==> flow/design.v <==
module pow_5_pipe
(
    input             clock,
    input      [17:0] n,
    output reg [17:0] n_pow_5
);
    reg [17:0] n_1, n_2, n_3;
    reg [17:0] n_pow_2, n_pow_3, n_pow_4;
    always @(posedge clock)
    begin
        n_1 <= n;
        n_2 <= n_1;
        n_3 <= n_2;
        n_pow_2 <= n * n;
        n_pow_3 <= n_pow_2 * n_1;
        n_pow_4 <= n_pow_3 * n_2;
        n_pow_5 <= n_pow_4 * n_3;
    end
endmodule
* Reports on pow_5_pipe
Each step is given for the RTL above and for the edited RTL. Lines under "unedited" count in the file above, lines under "edited" in the edited file. "difference": "edited" minus "unedited" as printed here. Operators: Yosys type, input widths -> output width; for muxes data width and select width s. Cell names lack the library's common part. Not given: -
Set-up: top pow_5_pipe, clock clock, cell library sky130hd, corner tt_025C_1v80

* Diff
The edit as a unified diff against the file above. A script made this edit. It changes what the design does and was not meant as an optimisation.
begin of diff
@@ -13,5 +13,5 @@
         n_3 <= n_2;
         n_pow_2 <= n * n;
-        n_pow_3 <= n_pow_2 * n_1;
+        n_pow_3 <= n_pow_2 ^ n_1;
         n_pow_4 <= n_pow_3 * n_2;
         n_pow_5 <= n_pow_4 * n_3;
end of diff

* Word-level counts
Yosys after proc, flatten, opt, wreduce and memory -nomap, before mapping. Enables and synchronous resets that opt folds into registers are not counted as muxes. Memory bits, and registers merged into a memory's read port (data or address), are not among the register bits. Print and check cells are not counted. Equal cells are merged and count once.
Cells by class:
- bitwise gates (word level) | unedited 0, edited 1, difference +1
- multiply operators | unedited 4, edited 3, difference -1
Operators by type and width:
- $mul 18x18->18 | unedited 4, edited 3, difference -1
- $xor 18x18->18 | unedited 0, edited 1, difference +1
Word-level totals:
- word-level cells | unedited 11, edited 11, difference 0
- output and inout bits | unedited 18, edited 18, difference 0
- input port bits | unedited 19, edited 19, difference 0
- flip-flop bits (word level) | unedited 126, edited 126, difference 0

* Logic depth
Longest topological path by Yosys (ltp), each cell counted once; first at word level (registers and memories cut), then after technology mapping (sequential cells cut; the memories' decode and read muxes count).
Logic depth:
- depth in word-level cells | unedited 1, edited 1, difference 0
- ABC_AREA | unedited 0, edited 0
- gate-level depth with buffers | unedited 22, edited 20, difference -2
- mapped depth without buffers | unedited 21, edited 19, difference -2

* After synthesis
Source: synth_stat.txt of the flow (Yosys; design flattened, memories mapped). It holds for the ABC_AREA given above (unset counts as 0); a run with the other value may have another netlist.
Cells by type:
- inv_1 | unedited 623, edited 464, difference -159
- fa_1 | unedited 412, edited 308, difference -104
- and2_1 | unedited 284, edited 187, difference -97
- nand2_1 | unedited 286, edited 192, difference -94
- ha_1 | unedited 218, edited 147, difference -71
- xnor2_1 | unedited 125, edited 91, difference -34
- clkbuf_1 | unedited 59, edited 37, difference -22
- xor2_1 | unedited 31, edited 38, difference +7
- a21oi_1 | unedited 28, edited 21, difference -7
- o21ai_1 | unedited 10, edited 4, difference -6
- nor2_1 | unedited 22, edited 17, difference -5
- nand2b_1 | unedited 5, edited 0, difference -5
- dfxtp_1 | unedited 122, edited 118, difference -4
- nor2b_1 | unedited 9, edited 5, difference -4
- and2_2 | unedited 0, edited 4, difference +4
- nor4_1 | unedited 0, edited 3, difference +3
- a21o_1 | unedited 17, edited 15, difference -2
- o21ai_0 | unedited 10, edited 8, difference -2
Cell types equal on both sides are left out: 5. The list need not be complete.
Mapped netlist:
- standard cells after synthesis | unedited 2316, edited 1701, difference -615
- buffer cells | unedited 63, edited 43, difference -20
- chip area (Yosys) (um^2) | unedited 21147.8, edited 15972.8, difference -5175.0
- mapped flip-flops | unedited 122, edited 118, difference -4
- sequential part of the area (um^2) | unedited 2442.3, edited 2362.3, difference -80.0

* Worst setup path after synthesis
Path of least setup slack by OpenSTA after synthesis, without wires, with an ideal clock, recovery checks aside; 20% of the period is set as input and as output delay. Where synthesis merged equal registers, the netlist keeps one of their names.
Timing path post-synthesis:
- path type | unedited input to register, edited input to register
- start point | unedited in n[3], edited in n[4]
- end point | unedited reg n_pow_2[16], edited reg n_pow_2[16]
- stages | unedited 18, edited 18, difference 0
- library setup time (ns) | unedited 0.070, edited 0.118, difference +0.048
- data required time (ns) | unedited 6.330, edited 6.282, difference -0.048
- clock period (ns) | unedited 6.4, edited 6.4, difference 0.0
- path delay (ns) | unedited 4.673, edited 4.669, difference -0.004
- arrival time (ns) | unedited 5.883, edited 5.831, difference -0.052
- path slack (ns) | unedited 0.447, edited 0.451, difference +0.004
- input delay (ns) | unedited 1.280, edited 1.280, difference 0.000
- synthesis period reached (ns) | unedited 5.953, edited 5.949, difference -0.004
"path delay" is the arrival time less input delay plus setup time. "stages" counts driving pins, that of a launching flip-flop among them; a cell with two outputs on the path counts twice. "synthesis period reached" = period - worst setup slack (recovery checks aside). The figure is calculated, with input and output delays left at 20% of the set period. Between the ends stands the longest chain of elaborated cells between them, by number of cells; it is not shown to be the way that was timed. Of several equally long chains one is given. Each line given opens the expression or statement behind the cell; cells for indexed reads and writes are added by Yosys, which also makes memories of some case tables.
Between the ends, post-synthesis, unedited: path through clkbuf_1 > and2_1 > inv_1 > fa_1 > fa_1 > inv_1 > fa_1 > fa_1 > fa_1 > inv_1 > fa_1 > inv_1 > ha_1 > or3_1 > o21ai_0 > a21oi_1 > a41oi_1 > a21boi_1, length of the longest elaborated chain 1, elaborated cells between the ends (all ways) 1, source lines of those cells 1
RTL lines, path post-synthesis, unedited:
- start, declared | line 4 | input      [17:0] n,
- $mul 18x18->18 | line 14 | n_pow_2 <= n * n;
- end, assigned | line 14
- end, declared | line 8 | reg [17:0] n_pow_2, n_pow_3, n_pow_4;
Between the ends, post-synthesis, edited: path through clkbuf_1 > and2_1 > fa_1 > inv_1 > fa_1 > fa_1 > fa_1 > inv_1 > fa_1 > inv_1 > fa_1 > inv_1 > ha_1 > nand2_1 > o31ai_1 > a21o_1 > a21oi_1 > xnor2_1, length of the longest elaborated chain 1, elaborated cells between the ends (all ways) 1, source lines of those cells 1
RTL lines, path post-synthesis, edited:
- start, declared | line 4 | input      [17:0] n,
- $mul 18x18->18 | line 14 | n_pow_2 <= n * n;
- end, assigned | line 14
- end, declared | line 8 | reg [17:0] n_pow_2, n_pow_3, n_pow_4;

* Worst path after layout
Path of least setup slack in the final report of the runs of set A (OpenROAD, finished layout, wires in). Where an end is a register, its clock arrival counts in the times.
Timing path after layout:
- path type | unedited input to register, edited input to register
- start point | unedited in n[5], edited in n[8]
- end point | unedited reg n_pow_2[16], edited reg n_pow_2[16]
- data required time (ns) | unedited 6.81, edited 6.71, difference -0.10
- stages | unedited 19, edited 18, difference -1
- input delay (ns) | unedited 1.28, edited 1.28, difference 0.00
- arrival time (ns) | unedited 6.55, edited 6.32, difference -0.23
- clock period (ns) | unedited 6.4, edited 6.4, difference 0.0
- library setup time (ns) | unedited 0.07, edited 0.11, difference +0.04
- path slack (ns) | unedited 0.26, edited 0.38, difference +0.12
Between the ends stands the longest chain of elaborated cells between them, by number of cells; it is not shown to be the way that was timed. Of several equally long chains one is given.
Between the ends, after layout, unedited: path through clkdlybuf4s50_1 > nand2_1 > inv_1 > fa_1 > inv_1 > fa_1 > fa_1 > inv_1 > fa_1 > fa_1 > inv_1 > fa_1 > inv_1 > ha_1 > or3_1 > o21ai_0 > a21oi_1 > a41oi_1 > a21boi_1, length of the longest elaborated chain 1, elaborated cells between the ends (all ways) 1, source lines of those cells 1
RTL lines, path after layout, unedited:
- start, declared | line 4 | input      [17:0] n,
- $mul 18x18->18 | line 14 | n_pow_2 <= n * n;
- end, assigned | line 14
- end, declared | line 8 | reg [17:0] n_pow_2, n_pow_3, n_pow_4;
Between the ends, after layout, edited: path through clkdlybuf4s50_1 > and2_1 > inv_1 > fa_1 > fa_1 > fa_1 > fa_1 > inv_1 > fa_1 > inv_1 > fa_1 > inv_1 > ha_1 > nand2_1 > o31ai_1 > a21o_1 > a21oi_1 > xnor2_1, length of the longest elaborated chain 1, elaborated cells between the ends (all ways) 1, source lines of those cells 1
RTL lines, path after layout, edited:
- start, declared | line 4 | input      [17:0] n,
- $mul 18x18->18 | line 14 | n_pow_2 <= n * n;
- end, assigned | line 14
- end, declared | line 8 | reg [17:0] n_pow_2, n_pow_3, n_pow_4;

* Measured runs
Both versions went through the flow (Yosys, OpenROAD) with the same settings in each pair. Constraints: input delay and output delay 20% of the set period each, output load 0.01 pF.
Flow settings, set A: period_ns 6.4, CAP_MARGIN 20, CORE_MARGIN 2, CORE_UTILIZATION 40, SLEW_MARGIN 20
Measured results, set A:
- setup total negative slack (ns) | unedited 0.000, edited 0.000, difference 0.000
- clock period achieved (ns) | unedited 6.141, edited 6.018, difference -0.123
- post-route utilization (%) | unedited 44.1, edited 45.2, difference +1.1
- area of the die (um^2) | unedited 54725.6, edited 41546.7, difference -13178.9
- cell area after synthesis (um^2) | unedited 21147.8, edited 15972.8, difference -5175.0
- standard-cell area after routing (um^2) | unedited 23103.4, edited 17865.9, difference -5237.5
- worst hold slack in the final report (ns) | unedited 0.358, edited 0.332, difference -0.026
- worst slack on setup checks (ns) | unedited 0.259, edited 0.382, difference +0.123
Flow settings, set B: ABC_AREA 0, CAP_MARGIN 40, CORE_UTILIZATION 38, PLACE_DENSITY 0.68, SETUP_SLACK_MARGIN 0.19, period_ns 4.34, CORE_MARGIN 2, SLEW_MARGIN 20
Measured results, set B:
- setup total negative slack (ns) | unedited -10.781, edited -8.511, difference +2.270
- clock period achieved (ns) | unedited 5.227, edited 5.036, difference -0.191
- post-route utilization (%) | unedited 49.4, edited 50.9, difference +1.5
- area of the die (um^2) | unedited 57554.4, edited 43689.4, difference -13865.0
- cell area after synthesis (um^2) | unedited 21147.8, edited 15972.8, difference -5175.0
- standard-cell area after routing (um^2) | unedited 27212.3, edited 21252.9, difference -5959.4
- worst hold slack in the final report (ns) | unedited 0.363, edited 0.326, difference -0.037
- worst slack on setup checks (ns) | unedited -0.887, edited -0.696, difference +0.191
"clock period achieved" is the run's clock period less its worst setup slack. It is reckoned from that one timing run; input and output delays stay at 20% of the period that was set.
